==> flow/design.v <==
`timescale 1ns / 1ps
module lms_core #(
    parameter WIDTH = 16,
    parameter FRAC  = 8
)(
    input wire clk,
    input wire rst,
    input wire start,
    input wire signed [WIDTH-1:0] x_in,
    input wire signed [WIDTH-1:0] d_in,
    output reg signed [WIDTH-1:0] y_out,
    output reg signed [WIDTH-1:0] e_out,
    output reg done
);
    localparam signed [WIDTH-1:0] MU_FIXED = 16'd2; 
    reg signed [WIDTH-1:0] w0, w1, w2, w3, w4, w5, w6, w7;
    reg signed [WIDTH-1:0] x0, x1, x2, x3, x4, x5, x6, x7;
    reg [4:0] bit_idx;       
    reg signed [31:0] acc;       
    reg signed [WIDTH-1:0] w_sum;  
    reg signed [WIDTH-1:0] slice_reg; 
    reg signed [31:0] slice_shifted;
    reg signed [WIDTH-1:0] term0, term1, term2, term3, term4, term5, term6, term7;
    reg [2:0] state;
    localparam IDLE = 0, CALC_OFFSET = 1, CALC_SLICE = 2, CALC_ACC = 3, CALC_E = 4, UPDATE_W = 5;
    function signed [WIDTH-1:0] fixed_mul;
        input signed [WIDTH-1:0] a, b;
        reg signed [2*WIDTH-1:0] res;
        begin
            res = a * b;
            fixed_mul = res >>> FRAC;
        end
    endfunction
    always @(posedge clk) begin
        if (rst) begin
            w0<=0; w1<=0; w2<=0; w3<=0; w4<=0; w5<=0; w6<=0; w7<=0;
            x0<=0; x1<=0; x2<=0; x3<=0; x4<=0; x5<=0; x6<=0; x7<=0;
            y_out <= 0; e_out <= 0; done <= 0;
            state <= IDLE;
        end else begin
            case (state)
                IDLE: begin
                    done <= 0;
                    if (start) begin
                        x7<=x6; x6<=x5; x5<=x4; x4<=x3; x3<=x2; x2<=x1; x1<=x0;
                        x0 <= x_in;
                        state <= CALC_OFFSET;
                    end
                end
                CALC_OFFSET: begin
                    w_sum = w0 + w1 + w2 + w3 + w4 + w5 + w6 + w7;
                    acc <= -w_sum; 
                    bit_idx <= 0; 
                    state <= CALC_SLICE;
                end
                CALC_SLICE: begin
                    if (bit_idx == WIDTH-1) begin
                         slice_reg <= (x0[bit_idx] ? -w0 : w0) + 
                                      (x1[bit_idx] ? -w1 : w1) + 
                                      (x2[bit_idx] ? -w2 : w2) + 
                                      (x3[bit_idx] ? -w3 : w3) + 
                                      (x4[bit_idx] ? -w4 : w4) + 
                                      (x5[bit_idx] ? -w5 : w5) + 
                                      (x6[bit_idx] ? -w6 : w6) + 
                                      (x7[bit_idx] ? -w7 : w7);
                    end else begin
                         slice_reg <= (x0[bit_idx] ? w0 : -w0) + 
                                      (x1[bit_idx] ? w1 : -w1) + 
                                      (x2[bit_idx] ? w2 : -w2) + 
                                      (x3[bit_idx] ? w3 : -w3) + 
                                      (x4[bit_idx] ? w4 : -w4) + 
                                      (x5[bit_idx] ? w5 : -w5) + 
                                      (x6[bit_idx] ? w6 : -w6) + 
                                      (x7[bit_idx] ? w7 : -w7);
                    end
                    state <= CALC_ACC;
                end
                CALC_ACC: begin
                    slice_shifted = {{16{slice_reg[15]}}, slice_reg};
                    acc <= acc + (slice_shifted <<< bit_idx);
                    if (bit_idx == WIDTH-1)
                        state <= CALC_E;
                    else begin
                        bit_idx <= bit_idx + 1;
                        state <= CALC_SLICE;
                    end
                end
                CALC_E: begin
                    y_out <= acc >>> 9;
                    e_out <= d_in - (acc >>> 9);
                    state <= UPDATE_W;
                end
                UPDATE_W: begin
                    term0 = fixed_mul(MU_FIXED, x0);
                    term1 = fixed_mul(MU_FIXED, x1);
                    term2 = fixed_mul(MU_FIXED, x2);
                    term3 = fixed_mul(MU_FIXED, x3);
                    term4 = fixed_mul(MU_FIXED, x4);
                    term5 = fixed_mul(MU_FIXED, x5);
                    term6 = fixed_mul(MU_FIXED, x6);
                    term7 = fixed_mul(MU_FIXED, x7);
                    if (e_out > 0) begin
                        w0 <= w0 + term0; w1 <= w1 + term1; w2 <= w2 + term2; w3 <= w3 + term3;
                        w4 <= w4 + term4; w5 <= w5 + term5; w6 <= w6 + term6; w7 <= w7 + term7;
                    end else if (e_out < 0) begin
                        w0 <= w0 - term0; w1 <= w1 - term1; w2 <= w2 - term2; w3 <= w3 - term3;
                        w4 <= w4 - term4; w5 <= w5 - term5; w6 <= w6 - term6; w7 <= w7 - term7;
                    end
                    done <= 1;
                    state <= IDLE;
                end
            endcase
        end
    end
endmodule
Subject: tool reports on lms_core

Hi,

From RTL to reports: lms_core
Each step is given for the RTL above and for the edited RTL.
"before" refers to lines of the RTL above, "after" to lines of the edited file.
"difference" is "after" less "before", of the values as shown.
Library cell names are shortened.
A cell with n/a has no value.
- top module: lms_core
- clock: clk
- standard-cell library: sky130hd
- library corner: tt_025C_1v80

Diff
Unified diff, file above to edited file.
This change comes from a script, not from a designer. The edited design behaves differently; no optimisation was intended.
begin of diff
@@ -1,5 +1,5 @@
 `timescale 1ns / 1ps
 module lms_core #(
-    parameter WIDTH = 16,
+    parameter WIDTH = 24,
     parameter FRAC  = 8
 )(
end of diff

After elaboration
Counts by Yosys on the flattened word-level netlist (proc, flatten, opt, wreduce; memories kept). Register bits leave out memories and registers merged into their read ports (data or address). Print and check cells are left out. Cells with the same type and inputs are merged into one.
- bit counts (item ; before ; after ; difference):
    bits of input ports ; 35 ; 51 ; +16
    flip-flop bits (word level) ; 345 ; 496 ; +151
    word-level cells ; 143 ; 143 ; 0
- cells by class (item ; before ; after ; difference):
    reduce/logical cells ; 11 ; 11 ; 0
    multiplexer cells ; 40 ; 40 ; 0
    $lt $le $gt $ge ; 2 ; 2 ; 0
    equal/unequal tests ; 8 ; 8 ; 0
    shifts and indexed selects ; 9 ; 9 ; 0
    add/subtract/negate cells ; 49 ; 49 ; 0
    bitwise gates (word level) ; 1 ; 1 ; 0
- operators by type and width (kind ; before ; after ; difference):
    16-bit 2-to-1 mux ; 33 ; 0 ; -33
    24-bit 2-to-1 mux ; 0 ; 33 ; +33
    16-bit adder ; 21 ; 0 ; -21
    24-bit adder ; 0 ; 21 ; +21
    16-bit by 9-bit adder with 16-bit output ; 8 ; 0 ; -8
    16-bit negation ; 8 ; 0 ; -8
    16-bit by 5-bit variable part select with 1-bit output ; 8 ; 0 ; -8
    16-bit by 9-bit subtractor with 16-bit output ; 8 ; 0 ; -8
    24-bit by 17-bit adder with 24-bit output ; 0 ; 8 ; +8
    24-bit negation ; 0 ; 8 ; +8
    24-bit by 5-bit variable part select with 1-bit output ; 0 ; 8 ; +8
    24-bit by 17-bit subtractor with 24-bit output ; 0 ; 8 ; +8
    5-bit by 4-bit equality test with 1-bit output with constant B ; 1 ; 0 ; -1
    16-bit by 1-bit > comparator with 1-bit output with constant B ; 1 ; 0 ; -1
    16-bit by 1-bit < comparator with 1-bit output with constant B ; 1 ; 0 ; -1
    16-bit negation with 32-bit output ; 1 ; 0 ; -1
    16-bit by 5-bit <<< shifter with 32-bit output ; 1 ; 0 ; -1
    16-bit subtractor ; 1 ; 0 ; -1
    5-bit equality test with constant B ; 0 ; 1 ; +1
    24-bit by 1-bit > comparator with 1-bit output with constant B ; 0 ; 1 ; +1
    24-bit by 1-bit < comparator with 1-bit output with constant B ; 0 ; 1 ; +1
    24-bit negation with 32-bit output ; 0 ; 1 ; +1
    25-bit by 5-bit <<< shifter with 32-bit output ; 0 ; 1 ; +1
    24-bit by 23-bit subtractor with 24-bit output ; 0 ; 1 ; +1
Unchanged operator kinds not shown: 18.

Depth
Longest topological path by Yosys (ltp), each cell counted once; first at word level (registers and memories cut), then after technology mapping (sequential cells cut; the memories' decode and read muxes count).
- depth (item ; before ; after ; difference):
    depth after elaboration ; 10 ; 10 ; 0
    ABC_AREA ; 0 ; 0 ; n/a
    mapped depth ; 30 ; 30 ; 0
    mapped depth without buffers ; 26 ; 28 ; +2

After synthesis
Source: synth_stat.txt of the flow (Yosys; design flattened, memories mapped). It holds for the ABC_AREA given above (unset counts as 0); a run with the other value may have another netlist.
- synthesis totals (item ; before ; after ; difference):
    mapped area (mm^2) ; 0.0353952 ; 0.0545586 ; +0.0191634
    cells in the netlist ; 4403 ; 6836 ; +2433
    sequential part of the area (mm^2) ; 0.007287 ; 0.0106002 ; +0.0033132
    buffers ; 192 ; 318 ; +126
    flip-flops ; 341 ; 499 ; +158
- cells by type (cell type ; before ; after ; difference):
    nand2_1 ; 637 ; 1020 ; +383
    inv_1 ; 472 ; 729 ; +257
    xnor2_1 ; 350 ; 528 ; +178
    nor2_1 ; 325 ; 483 ; +158
    a21oi_1 ; 465 ; 618 ; +153
    fa_1 ; 267 ; 411 ; +144
    dfxtp_1 ; 295 ; 438 ; +143
    o21ai_0 ; 97 ; 234 ; +137
    xor2_1 ; 86 ; 210 ; +124
    ha_1 ; 220 ; 322 ; +102
    clkbuf_1 ; 160 ; 257 ; +97
    a21o_1 ; 53 ; 108 ; +55
    or3_1 ; 46 ; 84 ; +38
    nand4_1 ; 15 ; 52 ; +37
    mux2i_1 ; 77 ; 110 ; +33
    nand3_1 ; 81 ; 113 ; +32
    mux2_2 ; 12 ; 36 ; +24
    o21bai_1 ; 9 ; 33 ; +24
Unchanged cell types not shown: 5.
Not every row of either side is listed.

Timing after synthesis
Source: OpenSTA report_checks on the synthesized netlist (no wires, ideal clock, input and output delay 20% of the period each), path of least setup slack; recovery checks are left aside. Register names are those of the netlist, which keeps one name where synthesis merged equal registers.
- path post-synthesis (item ; before ; after ; difference):
    path type ; flip-flop to flip-flop ; flip-flop to flip-flop ; n/a
    start point ; reg bit_idx[0] ; reg bit_idx[1] ; n/a
    end point ; reg slice_reg[15] ; reg slice_reg[22] ; n/a
    stages ; 25 ; 30 ; +5
    path delay (ns) ; 6.759 ; 7.851 ; +1.092
    data arrival time (ns) ; 6.495 ; 7.578 ; +1.083
    data required time (ns) ; 7.736 ; 7.727 ; -0.009
    time at the first pin (ns) ; 0.000 ; 0.000 ; 0.000
    path slack (ns) ; 1.241 ; 0.149 ; -1.092
    clock period (ns) ; 8.0 ; 8.0 ; 0.0
    library setup time (ns) ; 0.264 ; 0.273 ; +0.009
    period reached after synthesis (ns) ; 6.759 ; 7.851 ; +1.092
"path delay" = arrival - input delay + setup time.
"stages" counts driving pins, that of a launching flip-flop among them; a cell with two outputs on the path counts twice.
"period reached after synthesis" is the clock period less the worst setup slack; recovery checks do not enter. This is arithmetic on one report: input and output delays are still those of the set period (20% each).
Between the ends stands the longest chain of elaborated cells between them, by number of cells; it is not shown to be the way that was timed. Of several equally long chains one is given.
A line is the first line of the expression or statement that the cell stems from. Yosys adds cells for indexed reads and writes and turns some case tables into memories.
On the way, post-synthesis, before:
- path through: edfxtp_1 -> buf_4 -> buf_6 -> buf_4 -> mux4_2 -> mux4_2 -> clkbuf_1 -> a31oi_1 -> xnor2_1 -> fa_1 -> fa_1 -> fa_1 -> inv_1 -> fa_1 -> inv_1 -> ha_1 -> a211oi_1 -> o21ai_0 -> o31ai_1 -> nand4b_1 -> a31oi_1 -> a21o_1 -> a21oi_1 -> xor2_1 -> a211oi_2
- length of the longest elaborated chain: 10
- noted elaborated cells between the ends (all ways): 40
- those cells by class: add/sub: 14; eq/ne: 1; shift: 8; mux: 17
- ends and longest elaborated chain, post-synthesis, before (item ; line ; source):
    start, declared ; 18 ; reg [4:0] bit_idx;
    start, assigned ; 53 ; bit_idx <= 0;
    start, assigned ; 84 ; bit_idx <= bit_idx + 1;
    16-bit by 5-bit variable part select with 1-bit output ; 67 ; slice_reg <= (x0[bit_idx] ? w0 : -w0) +
    16-bit 2-to-1 mux ; 67 ;
    16-bit adder (7 in a row) ; 67 ;
    16-bit 2-to-1 mux ; 57 ; if (bit_idx == WIDTH-1) begin
    end, assigned ; 58 ; slice_reg <= (x0[bit_idx] ? -w0 : w0) +
    end, assigned ; 67 ;
    end, declared ; 21 ; reg signed [WIDTH-1:0] slice_reg;
On the way, post-synthesis, after:
- path through: edfxtp_1 -> buf_2 -> buf_6 -> buf_4 -> buf_4 -> mux4_2 -> a22oi_1 -> and3_1 -> clkbuf_1 -> clkbuf_1 -> nor2_1 -> xnor2_1 -> fa_1 -> fa_1 -> fa_1 -> inv_1 -> fa_1 -> inv_1 -> ha_1 -> fa_1 -> a21o_1 -> a21oi_1 -> o21bai_1 -> a2111oi_0 -> o31ai_1 -> a2111oi_0 -> nor3_1 -> a211oi_1 -> xor2_1 -> mux2i_1
- length of the longest elaborated chain: 10
- noted elaborated cells between the ends (all ways): 40
- those cells by class: add/sub: 14; eq/ne: 1; shift: 8; mux: 17
- ends and longest elaborated chain, post-synthesis, after (item ; line ; source):
    start, declared ; 18 ; reg [4:0] bit_idx;
    start, assigned ; 53 ; bit_idx <= 0;
    start, assigned ; 84 ; bit_idx <= bit_idx + 1;
    24-bit by 5-bit variable part select with 1-bit output ; 67 ; slice_reg <= (x0[bit_idx] ? w0 : -w0) +
    24-bit 2-to-1 mux ; 67 ;
    24-bit adder (7 in a row) ; 67 ;
    24-bit 2-to-1 mux ; 57 ; if (bit_idx == WIDTH-1) begin
    end, assigned ; 58 ; slice_reg <= (x0[bit_idx] ? -w0 : w0) +
    end, assigned ; 67 ;
    end, declared ; 21 ; reg signed [WIDTH-1:0] slice_reg;

Worst path after layout
From the final timing report of each run of set A: the path of least setup slack in the routed layout; clock arrival at registers is part of the times.
- path after layout (item ; before ; after ; difference):
    path type ; flip-flop to flip-flop ; flip-flop to flip-flop ; n/a
    start point ; reg bit_idx[0] ; reg w5[1] ; n/a
    end point ; reg slice_reg[14] ; reg slice_reg[21] ; n/a
    library setup time (ns) ; 0.25 ; 0.29 ; +0.04
    path slack (ns) ; 0.46 ; 0.00 ; -0.46
    data required time (ns) ; 7.75 ; 7.78 ; +0.03
    data arrival time (ns) ; 7.29 ; 7.77 ; +0.48
    time at the first pin (ns) ; 0.60 ; 0.69 ; +0.09
    clock period (ns) ; 7.42 ; 7.42 ; 0.00
    stages ; 25 ; 30 ; +5
Between the ends stands the longest chain of elaborated cells between them, by number of cells; it is not shown to be the way that was timed. Of several equally long chains one is given.
A register here has more assigning lines than the two given.
On the way, after layout, before:
- path through: edfxtp_1 -> buf_12 -> mux4_2 -> mux4_2 -> buf_4 -> nor2b_1 -> xnor2_1 -> fa_1 -> fa_1 -> fa_1 -> inv_1 -> fa_1 -> inv_1 -> ha_1 -> inv_1 -> fa_1 -> nor2b_1 -> o21ai_0 -> a21oi_1 -> o21a_1 -> o21a_1 -> o2111ai_1 -> a31oi_1 -> mux2i_1 -> nor3_1
- length of the longest elaborated chain: 10
- noted elaborated cells between the ends (all ways): 40
- those cells by class: add/sub: 14; eq/ne: 1; shift: 8; mux: 17
- ends and longest elaborated chain, after layout, before (item ; line ; source):
    start, declared ; 18 ; reg [4:0] bit_idx;
    start, assigned ; 53 ; bit_idx <= 0;
    start, assigned ; 84 ; bit_idx <= bit_idx + 1;
    16-bit by 5-bit variable part select with 1-bit output ; 67 ; slice_reg <= (x0[bit_idx] ? w0 : -w0) +
    16-bit 2-to-1 mux ; 67 ;
    16-bit adder (7 in a row) ; 67 ;
    16-bit 2-to-1 mux ; 57 ; if (bit_idx == WIDTH-1) begin
    end, assigned ; 58 ; slice_reg <= (x0[bit_idx] ? -w0 : w0) +
    end, assigned ; 67 ;
    end, declared ; 21 ; reg signed [WIDTH-1:0] slice_reg;
On the way, after layout, after:
- path through: dfxtp_1 -> inv_1 -> ha_1 -> or3b_4 -> or3_4 -> or3_4 -> or3_4 -> nor3_4 -> nand2_2 -> buf_4 -> nor2_1 -> nand4_1 -> nand2_1 -> xor2_1 -> fa_1 -> inv_1 -> fa_1 -> fa_1 -> inv_1 -> fa_1 -> inv_1 -> ha_1 -> and2_1 -> a22o_1 -> a311o_1 -> a21o_1 -> a21oi_2 -> buf_4 -> xor2_1 -> o21ai_0
- length of the longest elaborated chain: 6
- noted elaborated cells between the ends (all ways): 10
- those cells by class: add/sub: 7; mux: 3
- ends and longest elaborated chain, after layout, after (item ; line ; source):
    start, declared ; 16 ; reg signed [WIDTH-1:0] w0, w1, w2, w3, w4, w5, w6, w7;
    start, assigned ; 104 ; w4 <= w4 + term4; w5 <= w5 + term5; w6 <= w6 + term6; w7 <= w7 + term7;
    start, assigned ; 107 ; w4 <= w4 - term4; w5 <= w5 - term5; w6 <= w6 - term6; w7 <= w7 - term7;
    24-bit negation ; 72 ; (x5[bit_idx] ? w5 : -w5) +
    24-bit 2-to-1 mux ; 72 ;
    24-bit adder (3 in a row) ; 67 ; slice_reg <= (x0[bit_idx] ? w0 : -w0) +
    24-bit 2-to-1 mux ; 57 ; if (bit_idx == WIDTH-1) begin
    end, assigned ; 58 ; slice_reg <= (x0[bit_idx] ? -w0 : w0) +
    end, assigned ; 67 ;
    end, declared ; 21 ; reg signed [WIDTH-1:0] slice_reg;

Flow runs
Runs of the flow (Yosys, OpenROAD) on both versions; the two runs of a pair have the same settings. The constraints put input and output delay at 20% of the set period each and load the outputs with 0.01 pF.
Flow settings, set A:
- CORE_UTILIZATION: 40
- period_ns at 7.42
- CAP_MARGIN at 20
- CORE_MARGIN: 2
- SLEW_MARGIN at 20
- measured results, set A (item ; before ; after ; difference):
    post-route worst hold slack (ns) ; 0.458 ; 0.456 ; -0.002
    worst setup slack after layout (ns) ; 0.461 ; 0.005 ; -0.456
    overall die area (mm^2) ; 0.0908842 ; 0.139368 ; +0.0484838
    chip area in the Yosys report (mm^2) ; 0.0353952 ; 0.0545586 ; +0.0191634
    total design power (W) ; 0.004522 ; 0.006886 ; +0.002364
    utilization of the finished layout (%) ; 44.1 ; 46.3 ; +2.2
Flow settings, set B:
- ABC_AREA: 1
- CELL_PAD_IN_SITES_GLOBAL_PLACEMENT: 0
- CORE_ASPECT_RATIO at 1.17
- CORE_MARGIN: 6
- CORE_UTILIZATION: 52
- noted CTS_CLUSTER_DIAMETER: 24
- CTS_CLUSTER_SIZE: 60
- GPL_ROUTABILITY_DRIVEN: 1
- GPL_TIMING_DRIVEN at 1
- HOLD_SLACK_MARGIN: -0.09
- MAX_ROUTING_LAYER: met5
- PLACE_DENSITY: 0.9
- SETUP_SLACK_MARGIN: 0.09
- SLEW_MARGIN at 0
- period_ns at 8.9
- CAP_MARGIN at 20
- measured results, set B (item ; before ; after ; difference):
    post-route worst hold slack (ns) ; 0.464 ; 0.466 ; +0.002
    worst setup slack after layout (ns) ; 1.552 ; 0.865 ; -0.687
    overall die area (mm^2) ; 0.0747583 ; 0.114379 ; +0.0396207
    chip area in the Yosys report (mm^2) ; 0.0355278 ; 0.0553193 ; +0.0197915
    total design power (W) ; 0.006879 ; 0.010668 ; +0.003789
    utilization of the finished layout (%) ; 59.4 ; 60.3 ; +0.9
"total design power" rests on the timing tool's default activity at the inputs, not on a simulated workload.

Regards
